==> flow/design.v <==
module VGA_Sync_Count #(
    parameter TOTAL_COLS = 800,
    parameter TOTAL_ROWS = 525
) (
    input clk_i,
    input rst_i,
    input Hsync_i,
    input Vsync_i,
    output reg Hsync_o,
    output reg Vsync_o,
    output reg [9:0] col_count_o,
    output reg [9:0] row_count_o
);
    wire frame_start_w;
    always@(posedge clk_i)
    begin
        if (rst_i)
        begin
            Vsync_o <= 1'b0;
            Hsync_o <= 1'b0;
        end
        else
        begin
            Vsync_o <= Vsync_i;
            Hsync_o <= Hsync_i;
        end
    end
    always @(posedge clk_i) 
    begin
        if (rst_i || frame_start_w == 1'b1)
        begin
            col_count_o <= 0;
            row_count_o <= 0;
        end
        else
        begin
            if (col_count_o == TOTAL_COLS - 1)
            begin
                if (row_count_o == TOTAL_ROWS - 1)
                begin
                    row_count_o <= 0;
                end
                else
                begin
                    row_count_o <= row_count_o + 1;
                end
                col_count_o <= 0;
            end
            else
            begin
                col_count_o <= col_count_o + 1;                
            end
        end
    end
    assign frame_start_w = (~Vsync_o & Vsync_i);
endmodule
module VGA_Sync_Pulse #(
    parameter TOTAL_COLS = 800, 
    parameter TOTAL_ROWS = 525, 
    parameter ACTIVE_COLS = 640, 
    parameter ACTIVE_ROWS = 480
) (
    input clk_i,
    input rst_i,
    output Hsync_o,
    output Vsync_o,
    output reg [9:0] col_count_o,
    output reg [9:0] row_count_o
);
    always@(posedge clk_i)
    begin
        if (rst_i)
        begin
            col_count_o <= 0;
            row_count_o <= 0;
        end
        else if (col_count_o == TOTAL_COLS - 1)
        begin
            col_count_o <= 0;
            if (row_count_o == TOTAL_ROWS - 1)
                row_count_o <= 0;
            else
                row_count_o <= row_count_o + 1;
        end
        else
            col_count_o <= col_count_o + 1;
    end
    assign Hsync_o = col_count_o < ACTIVE_COLS - 1 ? 1'b1 : 1'b0;
    assign Vsync_o = row_count_o < ACTIVE_ROWS - 1 ? 1'b1 : 1'b0;
endmodule 
module VGA_Sync_Porch #(
    parameter VIDEO_WIDTH = 3,
    parameter TOTAL_COLS = 3,
    parameter TOTAL_ROWS = 3,
    parameter ACTIVE_COLS = 2,
    parameter ACTIVE_ROWS = 2
) (
    input clk_i,
    input rst_i,
    input Hsync_i,
    input Vsync_i,
    input [VIDEO_WIDTH-1:0] red_video_i,
    input [VIDEO_WIDTH-1:0] grn_video_i,
    input [VIDEO_WIDTH-1:0] blu_video_i,
    output reg Hsync_o,
    output reg Vsync_o,
    output reg [VIDEO_WIDTH-1:0] red_video_o,
    output reg [VIDEO_WIDTH-1:0] grn_video_o,
    output reg [VIDEO_WIDTH-1:0] blu_video_o
);
    parameter FRONT_PORCH_HORIZ = 18;
    parameter BACK_PORCH_HORIZ = 50;
    parameter FRONT_PORCH_VERT = 10;
    parameter BACK_PORCH_VERT = 33;
    wire Hsync_w;
    wire Vsync_w;
    wire [9:0] col_count_w;
    wire [9:0] row_count_w;
    reg [VIDEO_WIDTH-1:0] red_video_r;
    reg [VIDEO_WIDTH-1:0] grn_video_r;
    reg [VIDEO_WIDTH-1:0] blu_video_r;
    VGA_Sync_Count #(.TOTAL_COLS(TOTAL_COLS),
                  .TOTAL_ROWS(TOTAL_ROWS)) VGA_Sync_Count_Inst 
    (
        .clk_i(clk_i),
        .rst_i(rst_i),
        .Hsync_i(Hsync_i),
        .Vsync_i(Vsync_i),
        .Hsync_o(Hsync_w),
        .Vsync_o(Vsync_w),
        .col_count_o(col_count_w),
        .row_count_o(row_count_w)
    );
    always @(posedge clk_i) 
    begin
        if (rst_i)
        begin
            Hsync_o <= 1'b0;
            Vsync_o <= 1'b0;
        end
        else
        begin
        if ((col_count_w < FRONT_PORCH_HORIZ + ACTIVE_COLS) || (col_count_w > TOTAL_COLS - BACK_PORCH_HORIZ - 1))
            Hsync_o <= 1'b1;
        else
            Hsync_o <= Hsync_w;
        if ((row_count_w < FRONT_PORCH_VERT + ACTIVE_ROWS) || (row_count_w > TOTAL_ROWS - BACK_PORCH_VERT - 1))
            Vsync_o <= 1'b1;
        else
            Vsync_o <= Vsync_w;
        end
    end
    always @(posedge clk_i) 
    begin
        if (rst_i)
        begin
            red_video_r <= 0;
            grn_video_r <= 0;
            blu_video_r <= 0;
            red_video_o <= 0;
            grn_video_o <= 0;
            blu_video_o <= 0;
        end
        else
        begin
        red_video_r <= red_video_i;
        grn_video_r <= grn_video_i;
        blu_video_r <= blu_video_i;
        red_video_o <= red_video_r;
        grn_video_o <= grn_video_r;
        blu_video_o <= blu_video_r;
        end
    end
endmodule
module Debounced_Switch #(parameter DEBOUNCE_LIMIT = 250000) (
    input clk_i,
    input rst_i, 
    input sw_i, 
    output sw_o 
);
    reg state_r;
    reg [$clog2(DEBOUNCE_LIMIT)-1:0] count_r;
    always @(posedge clk_i)
    begin
        if (rst_i)
            begin
                count_r <= 0;
                state_r <= 1'b0;
            end
        else if (sw_i != state_r && count_r < DEBOUNCE_LIMIT)
            count_r <= count_r + 1;  
        else if(count_r == DEBOUNCE_LIMIT)
            begin
                count_r <= 0;
                state_r <= sw_i;
            end
        else
            count_r <= 0;
   	end
    assign sw_o = state_r;
endmodule
module UART_RX #(parameter CLKS_PER_BIT = 217) (
    input clk_i,
    input rst_i,
    input rx_serial_i,
    output rx_dv_o,
    output [7:0] rx_byte_o
);
    parameter IDLE = 3'b000;
    parameter RX_START_BIT = 3'b001;
    parameter RX_DATA_BITS = 3'b010;
    parameter RX_STOP_BITS = 3'b011;
    parameter CLEANUP = 3'b100;
    reg [7:0] clk_count_r;
    reg [2:0] bit_index_r;
    reg [7:0] rx_byte_r;
    reg rx_dv_r;
    reg [2:0] state_r;
    always @(posedge clk_i) 
    begin
        if (rst_i)
        begin
            state_r <= IDLE;
            rx_dv_r <= 1'b0;
            clk_count_r <= 0;
            bit_index_r <= 0;
        end
        else
        case (state_r)
            IDLE : 
                begin
                    rx_dv_r <= 1'b0;
                    clk_count_r <= 0;
                    bit_index_r <= 0;
                    if (rx_serial_i == 1'b0)
                        state_r <= RX_START_BIT;
                    else
                        state_r <= IDLE;
                end
            RX_START_BIT :
                begin
                    if (clk_count_r == (CLKS_PER_BIT - 1) / 2)
                    begin
                        if (rx_serial_i == 1'b0)
                        begin
                            clk_count_r <= 0;
                            state_r <= RX_DATA_BITS;
                        end
                        else
                            state_r <= IDLE;
                    end
                    else
                    begin
                        clk_count_r <= clk_count_r + 1;
                        state_r <= RX_START_BIT;
                    end
                end
            RX_DATA_BITS :
                begin
                    if (clk_count_r < CLKS_PER_BIT - 1)
                    begin
                        clk_count_r <= clk_count_r + 1;
                        state_r <= RX_DATA_BITS;
                    end
                    else
                    begin
                        clk_count_r <= 0;
                        rx_byte_r[bit_index_r] <= rx_serial_i;
                        if (bit_index_r < 7)
                        begin
                            bit_index_r <= bit_index_r + 1;
                            state_r <= RX_DATA_BITS;
                        end
                        else
                        begin
                            bit_index_r <= 0;
                            state_r <= RX_STOP_BITS;
                        end
                    end
                end
            RX_STOP_BITS :
                begin
                    if (clk_count_r < CLKS_PER_BIT - 1)
                    begin
                        clk_count_r <= clk_count_r + 1;
                        state_r <= RX_STOP_BITS;
                    end           
                    else
                    begin
                        rx_dv_r <= 1'b1;
                        clk_count_r <= 0;
                        state_r <= CLEANUP;
                    end
                end
            CLEANUP :
                begin
                    state_r <= IDLE;
                    rx_dv_r <= 1'b0;
                end
            default: 
                state_r <= IDLE;
        endcase
    end
    assign rx_dv_o = rx_dv_r;
    assign rx_byte_o = rx_byte_r;
endmodule
module Pong_Paddle_Ctl #(
    parameter PLAYER_PADDLE_X = 0,
    parameter PADDLE_HEIGHT = 6,
    parameter GAME_HEIGHT = 30 
) (
        input clk_i,
        input rst_i,
        input [5:0] col_count_div_i,
        input [5:0] row_count_div_i,
        input Paddle_Up_i,
        input Paddle_Down_i,
        output reg Draw_Paddle_o,
        output reg [5:0] Paddle_Y_o 
);
    parameter PADDLE_SPEED = 1250000;  
    reg [31:0] Paddle_Count_r;
    wire Paddle_Count_en;
    assign Paddle_Count_en = Paddle_Up_i ^ Paddle_Down_i;
    always @(posedge clk_i) 
    begin
        if (rst_i)
        begin
            Paddle_Count_r <= 0;
            Paddle_Y_o <= (GAME_HEIGHT - PADDLE_HEIGHT) / 2;
        end
        else
        begin
        if (Paddle_Count_en == 1'b1)
        begin
            if (Paddle_Count_r == PADDLE_SPEED)
                Paddle_Count_r <= 0;
            else
                Paddle_Count_r <= Paddle_Count_r + 1;
        end
        if (Paddle_Up_i == 1'b1 && Paddle_Count_r == PADDLE_SPEED && Paddle_Y_o !== 0)
            Paddle_Y_o <= Paddle_Y_o - 1;
        else if (Paddle_Down_i == 1'b1 && Paddle_Count_r == PADDLE_SPEED && Paddle_Y_o !== GAME_HEIGHT - PADDLE_HEIGHT - 1)
            Paddle_Y_o <= Paddle_Y_o + 1;
        end
    end
    always @(posedge clk_i) 
    begin
        if (rst_i)
            Draw_Paddle_o <= 1'b0;
        else if (col_count_div_i == PLAYER_PADDLE_X && row_count_div_i >= Paddle_Y_o && row_count_div_i <= Paddle_Y_o + PADDLE_HEIGHT)
            Draw_Paddle_o <= 1'b1;
        else
            Draw_Paddle_o <= 1'b0;
    end
endmodule
module Pong_Ball_Ctl #(
    parameter GAME_WIDTH = 40,
    parameter GAME_HEIGHT = 30 
) (
    input clk_i,
    input rst_i,
    input Game_Active_i,
    input [5:0] col_count_div_i,
    input [5:0] row_count_div_i,
    output reg Draw_Ball_o,
    output reg [5:0] Ball_X_o,
    output reg [5:0] Ball_Y_o 
);
    parameter BALL_SPEED = 1250000;
    reg [5:0] Ball_X_prev_r;
    reg [5:0] Ball_Y_prev_r;
    reg [31:0] Ball_Count_r;
    always @(posedge clk_i) 
    begin
        if (rst_i)
        begin
            Ball_X_o <= GAME_WIDTH / 2;
            Ball_Y_o <= GAME_HEIGHT / 2;
            Ball_X_prev_r <= (GAME_WIDTH / 2) + 1;
            Ball_Y_prev_r <= (GAME_HEIGHT / 2) + 1;
            Ball_Count_r <= 0;
        end
        else if (Game_Active_i == 1'b0)
        begin
            Ball_X_o <= GAME_WIDTH / 2;
            Ball_Y_o <= GAME_HEIGHT / 2;
            Ball_X_prev_r <= (GAME_WIDTH / 2) + 1;
            Ball_Y_prev_r <= (GAME_HEIGHT / 2) + 1;
        end
        else
        begin
            if (Ball_Count_r < BALL_SPEED)
                Ball_Count_r <= Ball_Count_r + 1;
            else
            begin
                Ball_Count_r <= 0;
                Ball_X_prev_r <= Ball_X_o;
                Ball_Y_prev_r <= Ball_Y_o;
                if ((Ball_X_prev_r < Ball_X_o && Ball_X_o == GAME_WIDTH-1) || (Ball_X_prev_r > Ball_X_o && Ball_X_o != 0))
                    Ball_X_o <= Ball_X_o - 1;  
                else 
                    Ball_X_o <= Ball_X_o + 1;  
                if ((Ball_Y_prev_r < Ball_Y_o && Ball_Y_o == GAME_HEIGHT-1) || (Ball_Y_prev_r > Ball_Y_o && Ball_Y_o != 0))
                    Ball_Y_o <= Ball_Y_o - 1;  
                else 
                    Ball_Y_o <= Ball_Y_o + 1;  
            end
        end
    end
    always @(posedge clk_i) 
    begin
        if (rst_i)
            Draw_Ball_o <= 1'b0;
        else if (col_count_div_i == Ball_X_o && row_count_div_i == Ball_Y_o)
            Draw_Ball_o <= 1'b1;
        else
            Draw_Ball_o <= 1'b0;
    end
endmodule
module Pong_Top #(
    parameter TOTAL_COLS = 800, 
    parameter TOTAL_ROWS = 525, 
    parameter ACTIVE_COLS = 640, 
    parameter ACTIVE_ROWS = 480
) (
    input clk_i,
    input rst_i,
    input Hsync_i,
    input Vsync_i,
    input Game_Start_i, 
    input Paddle_Up_P1_i,
    input Paddle_Down_P1_i,
    input Paddle_Up_P2_i,
    input Paddle_Down_P2_i,
    output reg Hsync_o,
    output reg Vsync_o,
    output [2:0] Red_Video_o,
    output [2:0] Grn_Video_o,
    output [2:0] Blu_Video_o
);
    parameter GAME_WIDTH = 40;
    parameter GAME_HEIGHT = 30;
    parameter SCORE_LIMIT = 9;
    parameter PADDLE_HEIGHT = 6;
    parameter PADDLE_COL_P1 = 0;
    parameter PADDLE_COL_P2 = GAME_WIDTH - 1;  
    parameter IDLE = 3'b000;
    parameter RUNNING = 3'b001;
    parameter P1_Wins = 3'b010;
    parameter P2_Wins = 3'b011;
    parameter CLEANUP = 3'b100;
    reg [2:0] state_r;
    wire Hsync_w, Vsync_w;
    wire [9:0] col_count_w, row_count_w;
    wire Draw_Paddle_P1_w, Draw_Paddle_P2_w; 
    wire [5:0] Paddle_Y_P1_w, Paddle_Y_P2_w;
    wire Draw_Ball_w, Draw_Any_w;
    wire [5:0] Ball_X_w, Ball_Y_w;
    reg [3:0] P1_Score_r;
    reg [3:0] P2_Score_r;
    wire [5:0] col_count_div_w, row_count_div_w;
    VGA_Sync_Count #(.TOTAL_COLS(TOTAL_COLS),
                  .TOTAL_ROWS(TOTAL_ROWS)) VGA_Sync_Count_Inst 
    (
        .clk_i(clk_i),
        .rst_i(rst_i),
        .Hsync_i(Hsync_i),
        .Vsync_i(Vsync_i),
        .Hsync_o(Hsync_w),
        .Vsync_o(Vsync_w),
        .col_count_o(col_count_w),
        .row_count_o(row_count_w)
    );
    always @(posedge clk_i) 
    begin
        if (rst_i)
        begin
            Hsync_o <= 1'b0;
            Vsync_o <= 1'b0;
        end
        else
        begin
            Hsync_o <= Hsync_w;
            Vsync_o <= Vsync_w;
        end
    end
    assign col_count_div_w = col_count_w[9:4];
    assign row_count_div_w = row_count_w[9:4];
    Pong_Paddle_Ctl #(
        .PLAYER_PADDLE_X(PADDLE_COL_P1),
        .GAME_HEIGHT(GAME_HEIGHT)
    ) P1_Inst (
        .clk_i(clk_i),
        .rst_i(rst_i),
        .col_count_div_i(col_count_div_w),
        .row_count_div_i(row_count_div_w),
        .Paddle_Up_i(Paddle_Up_P1_i),
        .Paddle_Down_i(Paddle_Down_P1_i),
        .Draw_Paddle_o(Draw_Paddle_P1_w),
        .Paddle_Y_o(Paddle_Y_P1_w) 
    );
    Pong_Paddle_Ctl #(
        .PLAYER_PADDLE_X(PADDLE_COL_P2),
        .GAME_HEIGHT(GAME_HEIGHT)
        ) P2_Inst (
        .clk_i(clk_i),
        .rst_i(rst_i),
        .col_count_div_i(col_count_div_w),
        .row_count_div_i(row_count_div_w),
        .Paddle_Up_i(Paddle_Up_P2_i),
        .Paddle_Down_i(Paddle_Down_P2_i),
        .Draw_Paddle_o(Draw_Paddle_P2_w),
        .Paddle_Y_o(Paddle_Y_P2_w) 
    );
    wire Game_Active_w;
    Pong_Ball_Ctl Ball_Inst (
        .clk_i(clk_i),
        .rst_i(rst_i),
        .Game_Active_i(Game_Active_w),
        .col_count_div_i(col_count_div_w),
        .row_count_div_i(row_count_div_w),
        .Draw_Ball_o(Draw_Ball_w),
        .Ball_X_o(Ball_X_w),
        .Ball_Y_o(Ball_Y_w) 
    );
    always @(posedge clk_i) 
    begin
        if (rst_i)
        begin
            state_r <= IDLE;
            P1_Score_r <= 0;
            P2_Score_r <= 0;
        end
        else
        case (state_r)
            IDLE : 
            begin
                if (Game_Start_i == 1'b1)
                    state_r <= RUNNING;
            end
            RUNNING : 
            begin
                if (Ball_X_w == 0 && (Ball_Y_w < Paddle_Y_P1_w || Ball_Y_w > Paddle_Y_P1_w + PADDLE_HEIGHT))
                    state_r <= P2_Wins;
                else if (Ball_X_w == GAME_WIDTH-1 && (Ball_Y_w < Paddle_Y_P2_w || Ball_Y_w > Paddle_Y_P2_w + PADDLE_HEIGHT))
                    state_r <= P1_Wins;
            end
            P1_Wins : 
            begin
                if (P1_Score_r == SCORE_LIMIT - 1)
                    P1_Score_r <= 0;
                else
                begin
                    P1_Score_r <= P1_Score_r + 1;
                    state_r <= CLEANUP;
                end
            end
            P2_Wins : 
            begin
                if (P2_Score_r == SCORE_LIMIT - 1)
                    P2_Score_r <= 0;
                else
                begin
                    P2_Score_r <= P2_Score_r + 1;
                    state_r <= CLEANUP;
                end
            end
            CLEANUP :
                state_r <= IDLE;
        endcase
    end
    assign Game_Active_w = (state_r == RUNNING) ? 1'b1 : 1'b0;
    assign Draw_Any_w = Draw_Ball_w | Draw_Paddle_P1_w | Draw_Paddle_P2_w;
    assign Red_Video_o = Draw_Any_w ? 4'b1111 : 4'b0000;
    assign Grn_Video_o = Draw_Any_w ? 4'b1111 : 4'b0000;
    assign Blu_Video_o = Draw_Any_w ? 4'b1111 : 4'b0000;
endmodule
module Classic_Pong_Top (
    input clk_i,
    input rst_i,
    input UART_RX_i,
    input sw1_i,
    input sw2_i,
    input sw3_i,
    input sw4_i,
    output VGA_Hsync_o,
    output VGA_Vsync_o,
    output VGA_Red_0_o,
    output VGA_Red_1_o,
    output VGA_Red_2_o,
    output VGA_Grn_0_o,
    output VGA_Grn_1_o,
    output VGA_Grn_2_o,
    output VGA_Blu_0_o,
    output VGA_Blu_1_o,
    output VGA_Blu_2_o
);
    parameter CLKS_PER_BIT = 217;
    parameter VIDEO_WIDTH = 3;  
    parameter TOTAL_COLS = 800;
    parameter TOTAL_ROWS = 525;
    parameter ACTIVE_COLS = 640;
    parameter ACTIVE_ROWS = 480;
    wire [VIDEO_WIDTH-1:0] Red_Video_Pong_w, Red_Video_Porch_w;
    wire [VIDEO_WIDTH-1:0] Grn_Video_Pong_w, Grn_Video_Porch_w;
    wire [VIDEO_WIDTH-1:0] Blu_Video_Pong_w, Blu_Video_Porch_w;
    wire rx_dv_w;
    UART_RX #(.CLKS_PER_BIT(CLKS_PER_BIT)) UART_RX_Inst
    (
        .clk_i(clk_i),
        .rst_i(rst_i),
        .rx_serial_i(UART_RX_i),
        .rx_dv_o(rx_dv_w),
        .rx_byte_o()
    );
    wire Hsync_w, Vsync_w;
    VGA_Sync_Pulse #( 
        .TOTAL_COLS(TOTAL_COLS),
        .TOTAL_ROWS(TOTAL_ROWS),
        .ACTIVE_COLS(ACTIVE_COLS),
        .ACTIVE_ROWS(ACTIVE_ROWS) 
    ) VGA_Sync_Inst (
        .clk_i(clk_i),
        .rst_i(rst_i),
        .Hsync_o(Hsync_w),
        .Vsync_o(Vsync_w),
        .col_count_o(),
        .row_count_o()
    );
    wire sw1_w, sw2_w, sw3_w, sw4_w;
    Debounced_Switch sw_1 (
        .clk_i(clk_i),
        .rst_i(rst_i),
        .sw_i(sw1_i),
        .sw_o(sw1_w)
    );
    Debounced_Switch sw_2 (
        .clk_i(clk_i),
        .rst_i(rst_i),
        .sw_i(sw2_i),
        .sw_o(sw2_w)
    );
    Debounced_Switch sw_3 (
        .clk_i(clk_i),
        .rst_i(rst_i),
        .sw_i(sw3_i),
        .sw_o(sw3_w)
    );
    Debounced_Switch sw_4 (
        .clk_i(clk_i),
        .rst_i(rst_i),
        .sw_i(sw4_i),
        .sw_o(sw4_w)
    );
    wire Hsync_Pong_w, Vsync_Pong_w;
    Pong_Top #( 
        .TOTAL_COLS(TOTAL_COLS),
        .TOTAL_ROWS(TOTAL_ROWS),
        .ACTIVE_COLS(ACTIVE_COLS),
        .ACTIVE_ROWS(ACTIVE_ROWS) ) 
    Pong_Top_Inst (
        .clk_i(clk_i),
        .rst_i(rst_i),
        .Hsync_i(Hsync_w),
        .Vsync_i(Vsync_w),
        .Game_Start_i(rx_dv_w),
        .Paddle_Up_P1_i(sw1_w),
        .Paddle_Down_P1_i(sw2_w),
        .Paddle_Up_P2_i(sw3_w),
        .Paddle_Down_P2_i(sw4_w),
        .Hsync_o(Hsync_Pong_w),
        .Vsync_o(Vsync_Pong_w),
        .Red_Video_o(Red_Video_Pong_w),
        .Grn_Video_o(Grn_Video_Pong_w),
        .Blu_Video_o(Blu_Video_Pong_w)
    );
    wire Hsync_porch_w, Vsync_porch_w;
    VGA_Sync_Porch #(
        .VIDEO_WIDTH(VIDEO_WIDTH),   
        .TOTAL_COLS(TOTAL_COLS),
        .TOTAL_ROWS(TOTAL_ROWS),
        .ACTIVE_COLS(ACTIVE_COLS),
        .ACTIVE_ROWS(ACTIVE_ROWS)
    ) VGA_Sync_Porch_Inst (
        .clk_i(clk_i),
        .rst_i(rst_i),
        .Hsync_i(Hsync_Pong_w),
        .Vsync_i(Vsync_Pong_w),
        .red_video_i(Red_Video_Pong_w),
        .grn_video_i(Grn_Video_Pong_w),
        .blu_video_i(Blu_Video_Pong_w),
        .Hsync_o(Hsync_porch_w),
        .Vsync_o(Vsync_porch_w),
        .red_video_o(Red_Video_Porch_w),
        .grn_video_o(Grn_Video_Porch_w),
        .blu_video_o(Blu_Video_Porch_w)
    );
    assign VGA_Hsync_o = Hsync_porch_w;
    assign VGA_Vsync_o = Vsync_porch_w;
    assign { VGA_Red_2_o, VGA_Red_1_o, VGA_Red_0_o } = Red_Video_Porch_w; 
    assign { VGA_Grn_2_o, VGA_Grn_1_o, VGA_Grn_0_o } = Grn_Video_Porch_w; 
    assign { VGA_Blu_2_o, VGA_Blu_1_o, VGA_Blu_0_o } = Blu_Video_Porch_w; 
endmodule
==> reports on Classic_Pong_Top <==
* From RTL to reports: Classic_Pong_Top *
Tool output for the design above before and after an edit, in the order of the flow.
Lines under "original" count in the file above, lines under "edited" in the edited file.
"change": "edited" minus "original" as printed here. "rel. change": 100 x difference / "original".
A cell with - has no value.

set-up
  top = Classic_Pong_Top
  clock = clk_i
  standard-cell library = sky130hd
  corner = tt_025C_1v80

* Edit of the RTL *
Unified diff, file above to edited file.
A script made this edit. It was not meant as an optimisation and need not keep what the design does.

begin of diff
@@ -607,4 +607,5 @@
     wire [VIDEO_WIDTH-1:0] Blu_Video_Pong_w, Blu_Video_Porch_w;
     wire rx_dv_w;
+    wire rx_dv_w_p, rx_dv_w_n;
     UART_RX #(.CLKS_PER_BIT(CLKS_PER_BIT)) UART_RX_Inst
     (
@@ -612,7 +613,10 @@
         .rst_i(rst_i),
         .rx_serial_i(UART_RX_i),
-        .rx_dv_o(rx_dv_w),
+        .rx_dv_o(rx_dv_w_p),
         .rx_byte_o()
     );
+    UART_RX #(.CLKS_PER_BIT(CLKS_PER_BIT)) UART_RX_Inst_2 (.clk_i(clk_i), .rst_i(rst_i),
+        .rx_serial_i(~UART_RX_i), .rx_dv_o(rx_dv_w_n));
+    assign rx_dv_w = rx_dv_w_p ^ rx_dv_w_n;
     wire Hsync_w, Vsync_w;
     VGA_Sync_Pulse #( 
end of diff

* Word level *
Counts by Yosys on the flattened word-level netlist (proc, flatten, opt, wreduce; memories kept). Register bits leave out memories and registers merged into their read ports (data or address). Print and check cells are left out. Cells with the same type and inputs are merged into one.

word-level totals
  item                        original  edited  change  rel. change (%)
  register bits               311       326     +15     +4.82
  input bits                  7         7       0       0.00
  output and inout port bits  11        11      0       0.00
  cells after elaboration     257       299     +42     +16.34

cells by class
  item                  original  edited  change  rel. change (%)
  $lt $le $gt $ge       25        27      +2      +8.00
  reduce/logical cells  61        70      +9      +14.75
  $add $sub $neg        27        29      +2      +7.41
  multiplexer cells     45        61      +16     +35.56
  equal/unequal tests   43        51      +8      +18.60
  bitwise logic cells   13        14      +1      +7.69

operators with widths
  cell                                                                    original  edited  change  rel. change (%)
  3-bit 2-to-1 mux                                                        11        16      +5      +45.45
  1-bit 2-to-1 mux                                                        11        14      +3      +27.27
  2-bit AND reduction                                                     7         10      +3      +42.86
  8-bit 2-to-1 mux                                                        3         6       +3      +100.00
  2-bit OR reduction                                                      10        12      +2      +20.00
  2-bit != test (second input constant)                                   5         7       +2      +40.00
  3-bit by 2-bit equality test with 1-bit output (second input constant)  4         6       +2      +50.00
  2-bit nonzero test                                                      4         6       +2      +50.00
  3-bit by 1-bit equality test with 1-bit output (second input constant)  2         3       +1      +50.00
  3-bit equality test (second input constant)                             2         3       +1      +50.00
  3-bit zero test                                                         2         3       +1      +50.00
  1-bit XOR                                                               2         3       +1      +50.00
  3-bit by 1-bit adder with 3-bit output (second input constant)          1         2       +1      +100.00
  8-bit by 1-bit adder with 8-bit output (second input constant)          1         2       +1      +100.00
  8-bit by 7-bit equality test with 1-bit output (second input constant)  1         2       +1      +100.00
  3-bit less-than comparator (second input constant)                      1         2       +1      +100.00
  8-bit less-than comparator (second input constant)                      1         2       +1      +100.00
  2-bit 2-to-1 mux                                                        1         2       +1      +100.00
  3-bit != test (second input constant)                                   1         2       +1      +100.00
  1-bit case mux with 2-bit select                                        1         2       +1      +100.00
  3-bit case mux with 2-bit select                                        1         2       +1      +100.00
  3-bit case mux with 4-bit select                                        1         2       +1      +100.00
  8-bit case mux with 3-bit select                                        1         2       +1      +100.00
  4-bit nonzero test                                                      1         2       +1      +100.00
  1-bit logical AND                                                       23        23      0       0.00
  1-bit logical OR                                                        8         8       0       0.00
  1-bit NOT                                                               7         7       0       0.00
  10-bit by 1-bit adder with 10-bit output (second input constant)        6         6       0       0.00

Not every row of either side is listed.

* Depth *
Longest topological path by Yosys (ltp), each cell counted once; first at word level (registers and memories cut), then after technology mapping (sequential cells cut; the memories' decode and read muxes count).

depth
  item                           original  edited  change  rel. change (%)
  depth in word-level cells      7         7       0       0.00
  ABC_AREA                       0         0       -       -
  gate-level depth with buffers  15        14      -1      -6.67

* Netlist *
Yosys stat after the flow's synthesis: flattened, memories mapped to cells. It holds for the ABC_AREA given above (unset counts as 0); a run with the other value may have another netlist.

synthesis totals
  item                            original  edited   change  rel. change (%)
  area of sequential cells (µm²)  6226.0    6566.3   +340.3  +5.47
  standard cells after synthesis  1856      1959     +103    +5.55
  mapped flip-flops               311       328      +17     +5.47
  synthesis area (µm²)            16019.1   16764.8  +745.7  +4.66
  buffers                         56        62       +6      +10.71

cell types
  cell                       original  edited  change  rel. change (%)
  sky130_fd_sc_hd__nor2_1    314       334     +20     +6.37
  sky130_fd_sc_hd__dfxtp_1   311       328     +17     +5.47
  sky130_fd_sc_hd__nor3_1    33        48      +15     +45.45
  sky130_fd_sc_hd__nand3_1   92        105     +13     +14.13
  sky130_fd_sc_hd__a21oi_1   57        70      +13     +22.81
  sky130_fd_sc_hd__and2_1    18        6       -12     -66.67
  sky130_fd_sc_hd__and3_1    30        41      +11     +36.67
  sky130_fd_sc_hd__xnor2_1   93        102     +9      +9.68
  sky130_fd_sc_hd__or3_1     15        23      +8      +53.33
  sky130_fd_sc_hd__inv_1     76        83      +7      +9.21
  sky130_fd_sc_hd__xor2_1    139       133     -6      -4.32
  sky130_fd_sc_hd__a41oi_1   7         1       -6      -85.71
  sky130_fd_sc_hd__o21bai_1  12        7       -5      -41.67
  sky130_fd_sc_hd__a211oi_1  11        16      +5      +45.45
  sky130_fd_sc_hd__clkbuf_1  38        42      +4      +10.53
  sky130_fd_sc_hd__nor4_1    28        32      +4      +14.29
  sky130_fd_sc_hd__and4_1    25        21      -4      -16.00
  sky130_fd_sc_hd__o31ai_1   12        8       -4      -33.33

Not every row of either side is listed.
By module: a second synthesis without flattening, with its own total; a netlist apart from the flattened one above.

unflattened totals
  item                                           original  edited   change   rel. change (%)
  cell total of the unflattened synthesis        2047      2197     +150     +7.33
  area total of the unflattened synthesis (µm²)  17942.2   19299.8  +1357.6  +7.57

Each row is one instance without its submodules.

modules, original
  module                      sequential area (µm²)  instances  area (µm²)  cells
  Debounced_Switch            380.4                  4          923.4       105
  Pong_Ball_Ctl               1141.1                 1          3174.3      369
  Pong_Paddle_Ctl             780.7                  1          2367.3      284
  Pong_Paddle_Ctl             780.7                  1          2316.0      276
  VGA_Sync_Count              440.4                  2          1021.0      112
  Pong_Top                    300.3                  1          1405.1      165
  UART_RX (CLKS_PER_BIT=217)  580.6                  1          1345.0      148
  VGA_Sync_Pulse              400.4                  1          988.4       110
  VGA_Sync_Porch              400.4                  1          610.6       51
  Classic_Pong_Top            0.0                    1          0.0         0

modules, edited
  module                      sequential area (µm²)  instances  area (µm²)  cells
  Debounced_Switch            380.4                  4          923.4       105
  Pong_Ball_Ctl               1141.1                 1          3174.3      369
  UART_RX (CLKS_PER_BIT=217)  580.6                  2          1345.0      148
  Pong_Paddle_Ctl             780.7                  1          2367.3      284
  Pong_Paddle_Ctl             780.7                  1          2316.0      276
  VGA_Sync_Count              440.4                  2          1021.0      112
  Pong_Top                    300.3                  1          1405.1      165
  VGA_Sync_Pulse              400.4                  1          988.4       110
  VGA_Sync_Porch              400.4                  1          610.6       51
  Classic_Pong_Top            0.0                    1          12.5        2

* Path before layout *
Source: OpenSTA report_checks on the synthesized netlist (no wires, ideal clock, input and output delay 20% of the period each), path of least setup slack; recovery checks are left aside. Register names are those of the netlist, which keeps one name where synthesis merged equal registers.

path after synthesis
  item                                 original                   edited                                                           change  rel. change (%)
  path type                            input to register          input to register                                                -       -
  start point                          input port rst_i           input port rst_i                                                 -       -
  end point                            register sw_1.count_r[10]  register VGA_Sync_Porch_Inst.VGA_Sync_Count_Inst.row_count_o[2]  -       -
  library setup time (ns)              0.128                      0.134                                                            +0.006  -
  input delay (ns)                     8.000                      8.000                                                            0.000   0.00
  path delay (ns)                      1.060                      1.051                                                            -0.009  -0.85
  data arrival time (ns)               8.932                      8.917                                                            -0.015  -0.17
  driving pins on the path             5                          5                                                                0       0.00
  clock period (ns)                    40.0                       40.0                                                             0.0     0.00
  time at the first pin (ns)           8.000                      8.000                                                            0.000   0.00
  path slack (ns)                      30.940                     30.949                                                           +0.009  -
  period reached after synthesis (ns)  9.06                       9.051                                                            -0.009  -0.10

"path delay" is the arrival time less input delay plus setup time.
"driving pins on the path": output pins that drive a net of the path, with the launching flip-flop's if there is one; two outputs of one cell count as two.
"period reached after synthesis" = period - worst setup slack (recovery checks aside). The figure is calculated, with input and output delays left at 20% of the set period.
Between the ends stands the longest chain of elaborated cells between them, by number of cells; it is not shown to be the way that was timed. Of several equally long chains one is given.
Each line given opens the expression or statement behind the cell; cells for indexed reads and writes are added by Yosys, which also makes memories of some case tables.
At most two assigning lines are given for a register; there are more.

on the way, after synthesis, original
  cells stage by stage = sky130_fd_sc_hd__clkbuf_1 sky130_fd_sc_hd__nor2_1 sky130_fd_sc_hd__o21ai_1 sky130_fd_sc_hd__clkbuf_1 sky130_fd_sc_hd__nor2_1
  length of the longest elaborated chain = 1

ends and longest elaborated chain, after synthesis, original
  item                RTL line  RTL
  start, declared     581       input rst_i,
  2-bit OR reduction  -
  end, assigned       187       count_r <= 0;
  end, assigned       191       count_r <= count_r + 1;
  end, declared       182       reg [$clog2(DEBOUNCE_LIMIT)-1:0] count_r;

on the way, after synthesis, edited
  cells stage by stage = sky130_fd_sc_hd__clkbuf_1 sky130_fd_sc_hd__a21o_1 sky130_fd_sc_hd__a21oi_1 sky130_fd_sc_hd__a21oi_1 sky130_fd_sc_hd__nor2_1
  length of the longest elaborated chain = 1

ends and longest elaborated chain, after synthesis, edited
  item              RTL line  RTL
  start, declared   581       input rst_i,
  1-bit logical OR  30        if (rst_i || frame_start_w == 1'b1)
  end, assigned     33        row_count_o <= 0;
  end, assigned     45        row_count_o <= row_count_o + 1;
  end, declared     12        output reg [9:0] row_count_o

* Timing after layout *
From the final timing report of the runs of set A: the path of least setup slack in the routed layout; clock arrival at registers is part of the times.

path post-layout
  item                        original                                      edited                                        change  rel. change (%)
  path type                   register to register                          register to register                          -       -
  start point                 register Pong_Top_Inst.Ball_Inst.Ball_Y_o[4]  register Pong_Top_Inst.Ball_Inst.Ball_Y_o[3]  -       -
  end point                   register Pong_Top_Inst.Ball_Inst.Ball_Y_o[5]  register Pong_Top_Inst.Ball_Inst.Ball_Y_o[5]  -       -
  data arrival time (ns)      4.15                                          4.09                                          -0.06   -1.45
  clock period (ns)           9.56                                          9.56                                          0.00    0.00
  driving pins on the path    14                                            14                                            0       0.00
  library setup time (ns)     0.06                                          0.10                                          +0.04   -
  path slack (ns)             5.87                                          5.89                                          +0.02   -
  time at the first pin (ns)  0.53                                          0.52                                          -0.01   -1.89

Between the ends stands the longest chain of elaborated cells between them, by number of cells; it is not shown to be the way that was timed. Of several equally long chains one is given.
At most two assigning lines are given for a register; there are more.

on the way, post-layout, original
  cells stage by stage = sky130_fd_sc_hd__dfxtp_1 sky130_fd_sc_hd__inv_1 sky130_fd_sc_hd__ha_1 sky130_fd_sc_hd__and4_1 sky130_fd_sc_hd__o21a_1 sky130_fd_sc_hd__o31a_1 sky130_fd_sc_hd__or2_2 sky130_fd_sc_hd__ha_1 sky130_fd_sc_hd__a211oi_1 sky130_fd_sc_hd__o21bai_1 sky130_fd_sc_hd__a21oi_1 sky130_fd_sc_hd__o21ai_0 sky130_fd_sc_hd__a21oi_1 sky130_fd_sc_hd__mux2i_1
  length of the longest elaborated chain = 4

ends and longest elaborated chain, post-layout, original
  item                        RTL line  RTL
  start, declared             368       output reg [5:0] Ball_Y_o
  start, assigned             379       Ball_Y_o <= GAME_HEIGHT / 2;
  start, assigned             387       Ball_Y_o <= GAME_HEIGHT / 2;
  6-bit less-than comparator  404       if ((Ball_Y_prev_r < Ball_Y_o && Ball_Y_o == GAME_HEIGHT-1) || (Ball_Y_prev_r > Ball_Y_o && Ball_Y_o != 0))
  1-bit logical AND           404
  1-bit logical OR            404
  6-bit 2-to-1 mux            404
  end, assigned               405       Ball_Y_o <= Ball_Y_o - 1;
  end, assigned               407       Ball_Y_o <= Ball_Y_o + 1;
  end, declared               368

on the way, post-layout, edited
  cells stage by stage = sky130_fd_sc_hd__dfxtp_1 sky130_fd_sc_hd__inv_1 sky130_fd_sc_hd__ha_1 sky130_fd_sc_hd__a211oi_1 sky130_fd_sc_hd__nor2_1 sky130_fd_sc_hd__o31a_1 sky130_fd_sc_hd__a21o_1 sky130_fd_sc_hd__ha_1 sky130_fd_sc_hd__a211oi_1 sky130_fd_sc_hd__o21bai_1 sky130_fd_sc_hd__a21o_1 sky130_fd_sc_hd__a2111oi_0 sky130_fd_sc_hd__a221oi_1 sky130_fd_sc_hd__o311ai_0
  length of the longest elaborated chain = 4

ends and longest elaborated chain, post-layout, edited
  item                        RTL line  RTL
  start, declared             368       output reg [5:0] Ball_Y_o
  start, assigned             379       Ball_Y_o <= GAME_HEIGHT / 2;
  start, assigned             387       Ball_Y_o <= GAME_HEIGHT / 2;
  6-bit less-than comparator  404       if ((Ball_Y_prev_r < Ball_Y_o && Ball_Y_o == GAME_HEIGHT-1) || (Ball_Y_prev_r > Ball_Y_o && Ball_Y_o != 0))
  1-bit logical AND           404
  1-bit logical OR            404
  6-bit 2-to-1 mux            404
  end, assigned               405       Ball_Y_o <= Ball_Y_o - 1;
  end, assigned               407       Ball_Y_o <= Ball_Y_o + 1;
  end, declared               368

* Layout results *
Runs of the flow (Yosys, OpenROAD) on both versions; the two runs of a pair have the same settings. The constraints put input and output delay at 20% of the set period each and load the outputs with 0.01 pF.

flow settings, set A
  CORE_UTILIZATION = 40
  PLACE_DENSITY = 0.6
  period_ns = 9.56
  CAP_MARGIN = 20
  CORE_MARGIN = 2
  SLEW_MARGIN = 20

final reports, set A
  item                                                     original  edited   change   rel. change (%)
  final utilization (%)                                    45.1      44.6     -0.5     -
  clock period achieved (ns)                               3.693     3.673    -0.020   -0.54
  total design power (µW)                                  2736      2826     +90      +3.29
  Yosys chip area after synthesis (µm²)                    16019.1   16764.8  +745.7   +4.66
  area of the standard cells in the finished layout (µm²)  17868.4   18581.6  +713.2   +3.99
  summed negative setup slack (ns)                         0.000     0.000    0.000    -
  worst slack on setup checks (ns)                         5.867     5.887    +0.020   -
  worst hold slack in the final report (ns)                0.437     0.398    -0.039   -
  die outline area (µm²)                                   41665.0   43566.1  +1901.1  +4.56

flow settings, set B
  ABC_AREA = 0
  CAP_MARGIN = 30
  CELL_PAD_IN_SITES_DETAIL_PLACEMENT = 0
  CELL_PAD_IN_SITES_GLOBAL_PLACEMENT = 2
  CORE_UTILIZATION = 53
  MAX_ROUTING_LAYER = met4
  PLACE_DENSITY = 0.41
  SLEW_MARGIN = 35
  period_ns = 5.52
  CORE_MARGIN = 2

final reports, set B
  item                                                     original  edited   change   rel. change (%)
  final utilization (%)                                    59.6      58.9     -0.7     -
  clock period achieved (ns)                               3.554     3.556    +0.002   +0.06
  total design power (µW)                                  4764      4969     +205     +4.30
  Yosys chip area after synthesis (µm²)                    16019.1   16764.8  +745.7   +4.66
  area of the standard cells in the finished layout (µm²)  17709.5   18443.9  +734.4   +4.15
  summed negative setup slack (ns)                         0.000     0.000    0.000    -
  worst slack on setup checks (ns)                         1.966     1.964    -0.002   -
  worst hold slack in the final report (ns)                0.430     0.423    -0.007   -
  die outline area (µm²)                                   31630.6   33071.2  +1440.6  +4.55

"clock period achieved" means the clock period less the worst setup slack. The figure is calculated, with input and output delays left at 20% of the set period.
"total design power" rests on the timing tool's default activity at the inputs, not on a simulated workload.
